==> flow/design.v <==
module dffhr (d, r, clk, q);
  parameter WIDTH = 1;
  input 			r;
  input 			clk;
  input 	[WIDTH-1:0] 	d;
  output 	[WIDTH-1:0] 	q;
  reg 		[WIDTH-1:0] 	q;
  always @ (posedge clk) 
    if ( r ) 
      q <= {WIDTH{1'b0}};
    else
      q <= d;
endmodule  
module sha1_round (cv_in, w, round, cv_out);
   input [159:0] cv_in;
   input [31:0]  w;
   input [6:0]   round;
   output [159:0] cv_out;
   reg [31:0]     k;
   reg [31:0]     f;
   wire [31:0]    a_shift;
   wire [31:0]    b_shift;
   wire [31:0]    add_result;
   wire [31:0]    a = cv_in[159:128];
   wire [31:0]    b = cv_in[127:96];
   wire [31:0]    c = cv_in[95:64];
   wire [31:0]    d = cv_in[63:32];
   wire [31:0]    e = cv_in[31:0];
   always @(round)
     begin
        k = 32'd0;
        if ((round >= 7'd0) && (round <= 7'd19))
          k = 32'h5A827999;
        if ((round >= 7'd20) && (round <= 7'd39))
          k = 32'h6ED9EBA1;
        if ((round >= 7'd40) && (round <= 7'd59))
          k = 32'h8F1BBCDC;
        if ((round >= 7'd60) && (round <= 7'd79))
          k = 32'hCA62C1D6;
     end  
   always @(round or b or c or d)
     begin
        f = 32'd0;
        if ((round >= 7'd0) && (round <= 7'd19))
          f = ((b & c) | (~b & d));
        if ((round >= 7'd20) && (round <= 7'd39))
          f = (b ^ c ^ d);
        if ((round >= 7'd40) && (round <= 7'd59))
          f = ((b & c) | (b & d) | (c & d));
        if ((round >= 7'd60) && (round <= 7'd79))
          f = (b ^ c ^ d);
     end  
   assign a_shift = {a[26:0], a[31:27]};
   assign b_shift = {b[1:0], b[31:2]};
   assign add_result = (a_shift + ((f + k) + (e + w)));
   assign cv_out = {add_result, a, b_shift, c, d};
endmodule  
module sha1_exec(clk, reset, start, data_in, load_in, cv, 
  use_prev_cv, busy, out_valid, cv_next);
   input clk, reset;     
   input start;
   input [31:0] data_in;
   input load_in;
   input [159:0] cv;
   input use_prev_cv;
   output        busy;
   output        out_valid;
   output [159:0] cv_next;  
   reg            busy;         
   reg            out_valid;    
   reg [6:0]      rnd_cnt_d;    
   wire [6:0]     rnd_cnt_q;    
   wire [159:0]   rnd_d;        
   wire [159:0]   rnd_q;
   wire [159:0]   sha1_round_wire;   
   wire [159:0]   cv_d;         
   wire [159:0]   cv_q;         
   wire [159:0]   cv_next_d;    
   wire [159:0]   cv_next_q;
   parameter      IDLE = 2'b00;
   parameter      CALC = 2'b01;
   parameter      VALID_OUT = 2'b10;
   parameter      VALID_OUT2 = 2'b11;
   wire [1:0]     state; 
   reg [1:0]      next_state;
   wire [511:0]   w_d;
   wire [511:0]   w_q;
   wire [511:0]   w_temp;
   wire [31:0]    w;    
   wire [31:0]    w_gen_temp = w_temp[511:480] ^ w_temp[447:416] ^ 
                  w_temp[255:224] ^ w_temp[95:64];  
   wire [31:0]    w_gen = {w_gen_temp[30:0], w_gen_temp[31]};
   assign         w_d = ((load_in == 1'b1) ? w_temp :
                  ((rnd_cnt_q < 7'd15) ? w_temp : 
                  {w_gen, w_temp[479:0]}));
   assign w_temp = (state == CALC) ? {w_q[479:0], w_q[511:480]} : 
     ((load_in == 1'b1) ? {w_q[479:0], data_in} : w_q);
   assign w = w_q[511:480];
   sha1_round sha1_round(.cv_in(rnd_q), .w(w), .round(rnd_cnt_q),
                           .cv_out(sha1_round_wire));
   assign         rnd_d = ((state == CALC) ? sha1_round_wire : 
     (use_prev_cv == 1'b1) ? cv_next_q : cv);
   assign         cv_d = ((state == CALC) ? cv_q : 
     (use_prev_cv == 1'b1) ? cv_next_q : cv);
   assign         cv_next_d = (state == VALID_OUT) ? 
                                ({cv_q[159:128] + rnd_q[159:128],
                                  cv_q[127:96] + rnd_q[127:96],
                                  cv_q[95:64] + rnd_q[95:64],
                                  cv_q[63:32] + rnd_q[63:32],
                                  cv_q[31:0] + rnd_q[31:0]}) :
                                  (cv_next_q);
   assign         cv_next = cv_next_q;
   always @(state or start or rnd_cnt_q)
     begin
        out_valid = 1'b0;       
        busy = 1'b0;
        rnd_cnt_d = 7'b0000000;
        case (state)
          IDLE : begin
             out_valid = 1'b0;
             rnd_cnt_d = 7'b0000000;
             if (start) begin
                busy = 1'b1;
                next_state = CALC;
             end
             else begin
                busy = 1'b1;
                next_state = IDLE;
             end
          end  
          CALC : begin
             busy = 1'b1;
             out_valid = 1'b0;
             if (start) begin
                next_state = IDLE;
                rnd_cnt_d = 7'd0000000;
             end
             else if (rnd_cnt_q == 7'd79) begin
                next_state = VALID_OUT;
                rnd_cnt_d = 7'd0000000;
             end
             else begin
                next_state = CALC;
                rnd_cnt_d = rnd_cnt_q + 7'd0000001;
             end
          end  
          VALID_OUT : begin
             busy = 1'b1;
             out_valid = 1'b0;       
             if (start) begin
                next_state = IDLE;
                rnd_cnt_d = 7'd0000000;
             end else begin
                next_state = VALID_OUT2;
             end
          end     
          VALID_OUT2 : begin
             busy = 1'b0;
             out_valid = 1'b1;
             if (start) begin
                next_state = CALC;
             end
             else begin
                next_state = IDLE;
             end
          end
          default : begin
             next_state = IDLE;
          end
        endcase
     end          
   dffhr #(7) rnd_cnt_reg (.d(rnd_cnt_d), .q(rnd_cnt_q),
                           .clk(clk), .r(reset));
   dffhr #(2) state_reg (.d(next_state), .q(state), 
                         .clk(clk), .r(reset)); 
   dffhr #(512) w_reg (.d(w_d), .q(w_q), .clk(clk), .r(reset));
   dffhr #(160) cv_reg (.d(cv_d), .q(cv_q), .clk(clk), .r(reset));
   dffhr #(160) rnd_reg (.d(rnd_d), .q(rnd_q), .clk(clk), .r(reset));
   dffhr #(160) cv_next_reg (.d(cv_next_d), .q(cv_next_q),
                             .clk(clk), .r(reset));   
endmodule  
* Step by step through the tools: sha1_exec *
The steps from the RTL of sha1_exec to its reports follow in flow order.
Line numbers count from 1 in the design file above.
Library cell names are shortened.
Not given: --

set-up
  design top = sha1_exec
  clock = clk
  cell library = sky130hd
  library corner = tt_025C_1v80

* Word level *
Yosys after proc, flatten, opt, wreduce and memory -nomap, before mapping. Enables and synchronous resets that opt folds into registers are not counted as muxes. Memory bits, and registers merged into a memory's read port (data or address), are not among the register bits. Print and check cells are not counted. Equal cells are merged and count once.

bit counts
  word width x clocked read ports = 0
  ROM bits = 0
  input port bits = 197
  memories kept = 0
  latch bits = 0
  word-level cells = 74
  memory bits (writable) = 0
  register bits after elaboration = 1001

operators by class
  shift operators = 0
  equal/unequal tests = 4
  order comparisons = 9
  div/mod/pow operators = 0
  add/subtract/negate cells = 10
  $mul = 0
  multiplexer cells = 24
  bitwise operators = 13
  reductions and logical operators = 8

operator list
  cell                                                                                  number
  512-bit 2-to-1 mux                                                                    4
  160-bit 2-to-1 mux                                                                    2
  32-bit adder                                                                          9
  32-bit 2-to-1 mux                                                                     6
  32-bit bitwise XOR                                                                    5
  32-bit bitwise AND                                                                    4
  32-bit bitwise OR                                                                     3
  31-bit 2-to-1 mux                                                                     2
  32-bit inverter                                                                       1
  7-bit by 6-bit greater-or-equal comparator with 1-bit output (second input constant)  2
  7-bit by 6-bit less-or-equal comparator with 1-bit output (second input constant)     2
  7-bit parallel mux with 2-bit select                                                  1
  7-bit 2-to-1 mux                                                                      2
  7-bit by 1-bit adder with 7-bit output (second input constant)                        1
  7-bit by 1-bit greater-or-equal comparator with 1-bit output (second input constant)  1
  7-bit by 4-bit < comparator with 1-bit output (second input constant)                 1
  7-bit by 5-bit greater-or-equal comparator with 1-bit output (second input constant)  1
  7-bit by 5-bit less-or-equal comparator with 1-bit output (second input constant)     1
  7-bit less-or-equal comparator (second input constant)                                1
  7-bit == test (second input constant)                                                 1
  3-bit OR reduction                                                                    2
  2-bit parallel mux with 3-bit select                                                  1
  2-bit 2-to-1 mux                                                                      3
  1-bit logical AND                                                                     4
  2-bit == test (second input constant)                                                 2
  1-bit parallel mux with 2-bit select                                                  2
  2-bit by 1-bit == test with 1-bit output (second input constant)                      1
  2-bit logical NOT                                                                     1

Other operator kinds: 2; their cells: 2.

* Depth *
Depth = most cells in a row (Yosys ltp): at word level without a register or memory, in the mapped netlist without a sequential cell, where the memories' decode and read muxes count.

depth
  depth after elaboration = 11
  ABC_AREA = 1
  gate-level depth with buffers = 33
  mapped depth without buffers = 32

* Mapped cells and area *
Source: synth_stat.txt of the flow (Yosys; design flattened, memories mapped). It holds for the ABC_AREA given above (unset counts as 0); a run with the other value may have another netlist.

cells by type
  type      number
  dfxtp_1   1003
  a21oi_1   966
  o21ai_0   926
  nand2_1   976
  nor2_1    934
  inv_1     925
  fa_1      126
  ha_1      192
  clkbuf_1  312
  xnor2_1   113
  nand3_1   186
  xor2_1    101
  o211ai_1  54
  mux2i_1   27
  o21bai_1  34
  o221ai_1  27
  nand4_1   34
  nor3_1    37

Other cell types: 33; their cells: 251.

mapped netlist
  mapped flip-flops = 1003
  cells in the netlist = 7224
  cell area after synthesis = 52323.9 sq um

* Timing after synthesis *
Path of least setup slack by OpenSTA after synthesis, without wires, with an ideal clock, recovery checks aside; 20% of the period is set as input and as output delay. Where synthesis merged equal registers, the netlist keeps one of their names.

path post-synthesis
  kind = register -> register
  start point = register rnd_cnt_reg.q[0]
  end point = register rnd_reg.q[157]
  required time = 7868 ps
  delay of the path = 4747 ps
  stages = 32
  arrival time = 4615 ps
  clock period = 8000 ps
  slack = 3252 ps
  setup time = 132 ps
  period reached after synthesis = 4748 ps

"delay of the path" = arrival - input delay + setup time.
"stages" counts driving pins, that of a launching flip-flop among them; a cell with two outputs on the path counts twice.
"period reached after synthesis" = period - worst setup slack (recovery checks aside). The figure is calculated, with input and output delays left at 20% of the set period.
The rows between start and end are the longest chain of elaborated cells between them; the timing report does not say that the signal goes this way. Where chains are equally long, one stands for them.
Each line given opens the expression or statement behind the cell; cells for indexed reads and writes are added by Yosys, which also makes memories of some case tables.

between the ends, post-synthesis
  path through = dfxtp_1 -> ha_1 -> inv_1 -> nor2_2 -> nand3_1 -> nand2_1 -> nor2_2 -> buf_6 -> nand2_4 -> buf_2 -> a21oi_1 -> o21ai_0 -> o221ai_1 -> fa_1 -> fa_1 -> fa_1 -> inv_1 -> ha_1 -> inv_1 -> fa_1 -> inv_1 -> nand2_1 -> nand3_1 -> nand2_1 -> nand2_1 -> inv_1 -> o21ai_0 -> nand2_1 -> nand2_1 -> nand2_1 -> nand3_1 -> a21oi_1
  length of the longest elaborated chain = 10
  elaborated cells on any way between the ends = 24

ends and longest elaborated chain, post-synthesis
  what                                                          line  source
  from (decl)                                                   6     output [WIDTH-1:0] q;
  from (assign)                                                 10    q <= {WIDTH{1'b0}};
  from (assign)                                                 12    q <= d;
  7-bit by 1-bit greater-or-equal comparator with 1-bit output  44    if ((round >= 7'd0) && (round <= 7'd19))
  1-bit logical AND                                             44
  32-bit 2-to-1 mux                                             44
  32-bit 2-to-1 mux                                             46    if ((round >= 7'd20) && (round <= 7'd39))
  32-bit 2-to-1 mux                                             48    if ((round >= 7'd40) && (round <= 7'd59))
  32-bit 2-to-1 mux                                             50    if ((round >= 7'd60) && (round <= 7'd79))
  32-bit adder x3                                               55    assign add_result = (a_shift + ((f + k) + (e + w)));
  160-bit 2-to-1 mux                                            101   assign         rnd_d = ((state == CALC) ? sha1_round_wire :
  to (assign)                                                   10
  to (assign)                                                   12
  to (decl)                                                     6

* Path in the finished layout *
Path of least setup slack in the final report of flow run A (OpenROAD, finished layout, wires in). Where an end is a register, its clock arrival counts in the times.
The report prints the path's times to 10 ps; the period is as set.

path after layout
  kind = register -> register
  start point = register rnd_cnt_reg.q[0]
  end point = register rnd_reg.q[158]
  setup time = 150 ps
  stages = 28
  required time = 8590 ps
  slack = 1610 ps
  arrival time = 6980 ps
  clock period = 8000 ps

The rows between start and end are the longest chain of elaborated cells between them; the timing report does not say that the signal goes this way. Where chains are equally long, one stands for them.

between the ends, after layout
  path through = dfxtp_1 -> ha_1 -> inv_1 -> nor2_2 -> nand3_1 -> nand2_1 -> nor2_2 -> buf_6 -> clkbuf_1 -> o221ai_1 -> inv_1 -> fa_1 -> fa_1 -> inv_1 -> fa_1 -> inv_1 -> ha_1 -> inv_1 -> o21ai_0 -> a21oi_1 -> nand3_1 -> nand2_1 -> nand2_1 -> nand3_1 -> nand2_1 -> a21oi_1 -> o21ai_0 -> a21oi_1
  length of the longest elaborated chain = 10
  elaborated cells on any way between the ends = 24

ends and longest elaborated chain, after layout
  what                                                          line  source
  from (decl)                                                   6     output [WIDTH-1:0] q;
  from (assign)                                                 10    q <= {WIDTH{1'b0}};
  from (assign)                                                 12    q <= d;
  7-bit by 1-bit greater-or-equal comparator with 1-bit output  44    if ((round >= 7'd0) && (round <= 7'd19))
  1-bit logical AND                                             44
  32-bit 2-to-1 mux                                             44
  32-bit 2-to-1 mux                                             46    if ((round >= 7'd20) && (round <= 7'd39))
  32-bit 2-to-1 mux                                             48    if ((round >= 7'd40) && (round <= 7'd59))
  32-bit 2-to-1 mux                                             50    if ((round >= 7'd60) && (round <= 7'd79))
  32-bit adder x3                                               55    assign add_result = (a_shift + ((f + k) + (e + w)));
  160-bit 2-to-1 mux                                            101   assign         rnd_d = ((state == CALC) ? sha1_round_wire :
  to (assign)                                                   10
  to (assign)                                                   12
  to (decl)                                                     6

Subject: sha1_exec on sky130hd, stored results

Hello all,

Stored flow runs of sha1_exec (3 of them; Yosys, OpenROAD, sky130hd). They differ in their settings and are not a sequence. Constraints: input delay and output delay 20% of the set period each, output load 0.01 pF.
By "achieved clock period" is meant the clock period of the run minus its worst setup slack. This is arithmetic on one report: input and output delays are still those of the set period (20% each).
"worst setup path time" means the part of the period allowed to the worst setup path (the constraints hold back 20% at inputs and 20% at outputs) less its slack; where the path has registers, the arrival times of their clocks count too.
"power" is the tool's figure for a default switching activity; nothing was simulated.
"worst setup path time" is known to 10 ps.

Flow run A
==> flow/run.sh <==
#!/bin/bash
# the make line also repeats the synthesis and layout settings of config.mk as NAME=value (left out here)
make -C /OpenROAD-flow-scripts/flow DESIGN_CONFIG=/design/flow/config.mk WORK_HOME=/design/flow/orfs CLKGATE_MAP_FILE= finish
==> flow/config.mk <==
export PLATFORM = sky130hd
export DESIGN_NAME = sha1_exec
export DESIGN_NICKNAME = sha1_exec
export VERILOG_FILES = /design/flow/design.v
export SDC_FILE = /design/flow/constraint.sdc
export NUM_CORES = 4
export LEC_CHECK = 0
export ABC_AREA = 1
export CAP_MARGIN = 20
export CORE_ASPECT_RATIO = 1.64
export CORE_MARGIN = 2
export CORE_UTILIZATION = 40
export GPL_ROUTABILITY_DRIVEN = 1
export GPL_TIMING_DRIVEN = 0
export SLEW_MARGIN = 20
==> flow/constraint.sdc <==
create_clock -name core_clock -period 8.0 [get_ports {clk}]
set_input_delay 1.6000 -clock core_clock [delete_from_list [all_inputs] [get_ports {clk}]]
set_output_delay 1.6000 -clock core_clock [all_outputs]
set_load 0.01 [all_outputs]

==> results of flow run A <==
chip area after synthesis (Yosys): 52323.9 sq um
die area: 133807.0 sq um
standard-cell area of the final layout: 61571.6 sq um
utilization: 47.2%
worst setup slack after layout: 1615 ps
total negative slack: 0 ps
worst hold slack: 455 ps
power: 14.346 mW
achieved clock period: 6385 ps
worst setup path time: 6390 ps
worst setup path kind: register -> register

Flow run B
==> flow/run.sh <==
#!/bin/bash
# the make line also repeats the synthesis and layout settings of config.mk as NAME=value (left out here)
make -C /OpenROAD-flow-scripts/flow DESIGN_CONFIG=/design/flow/config.mk WORK_HOME=/design/flow/orfs CLKGATE_MAP_FILE= finish
==> flow/config.mk <==
export PLATFORM = sky130hd
export DESIGN_NAME = sha1_exec
export DESIGN_NICKNAME = sha1_exec
export VERILOG_FILES = /design/flow/design.v
export SDC_FILE = /design/flow/constraint.sdc
export NUM_CORES = 4
export LEC_CHECK = 0
export ABC_AREA = 1
export CAP_MARGIN = 30
export CELL_PAD_IN_SITES_DETAIL_PLACEMENT = 1
export CELL_PAD_IN_SITES_GLOBAL_PLACEMENT = 1
export CORE_ASPECT_RATIO = 1.34
export CORE_MARGIN = 2
export CORE_UTILIZATION = 37
export CTS_CLUSTER_SIZE = 36
export GPL_ROUTABILITY_DRIVEN = 1
export GPL_TIMING_DRIVEN = 0
export HOLD_SLACK_MARGIN = 0.01
export MAX_ROUTING_LAYER = met4
export PLACE_DENSITY_LB_ADDON = 0.19
export SETUP_SLACK_MARGIN = -0.16
export SLEW_MARGIN = 20
==> flow/constraint.sdc <==
create_clock -name core_clock -period 4.68 [get_ports {clk}]
set_input_delay 0.9360 -clock core_clock [delete_from_list [all_inputs] [get_ports {clk}]]
set_output_delay 0.9360 -clock core_clock [all_outputs]
set_load 0.01 [all_outputs]

==> results of flow run B <==
chip area after synthesis (Yosys): 52323.9 sq um
die area: 144471.0 sq um
standard-cell area of the final layout: 64989.8 sq um
utilization: 46.3%
worst setup slack after layout: -417 ps
total negative slack: -6789 ps
worst hold slack: 451 ps
power: 26.873 mW
achieved clock period: 5097 ps
worst setup path time: 5100 ps
worst setup path kind: register -> register

Flow run C
==> flow/run.sh <==
#!/bin/bash
# the make line also repeats the synthesis and layout settings of config.mk as NAME=value (left out here)
make -C /OpenROAD-flow-scripts/flow DESIGN_CONFIG=/design/flow/config.mk WORK_HOME=/design/flow/orfs CLKGATE_MAP_FILE= finish
==> flow/config.mk <==
export PLATFORM = sky130hd
export DESIGN_NAME = sha1_exec
export DESIGN_NICKNAME = sha1_exec
export VERILOG_FILES = /design/flow/design.v
export SDC_FILE = /design/flow/constraint.sdc
export NUM_CORES = 4
export LEC_CHECK = 0
export ABC_AREA = 1
export CAP_MARGIN = 30
export CELL_PAD_IN_SITES_DETAIL_PLACEMENT = 1
export CELL_PAD_IN_SITES_GLOBAL_PLACEMENT = 1
export CORE_ASPECT_RATIO = 1.34
export CORE_MARGIN = 9
export CORE_UTILIZATION = 60
export CTS_CLUSTER_DIAMETER = 233
export CTS_CLUSTER_SIZE = 94
export GPL_ROUTABILITY_DRIVEN = 1
export GPL_TIMING_DRIVEN = 1
export HOLD_SLACK_MARGIN = 0.01
export MAX_ROUTING_LAYER = met4
export MIN_ROUTING_LAYER = met2
export PLACE_DENSITY_LB_ADDON = 0.19
export SETUP_SLACK_MARGIN = 0.42
export SLEW_MARGIN = 20
==> flow/constraint.sdc <==
create_clock -name core_clock -period 11.7 [get_ports {clk}]
set_input_delay 2.3400 -clock core_clock [delete_from_list [all_inputs] [get_ports {clk}]]
set_output_delay 2.3400 -clock core_clock [all_outputs]
set_load 0.01 [all_outputs]

==> results of flow run C <==
did not finish, routing stopped with GRT-0116

Thanks
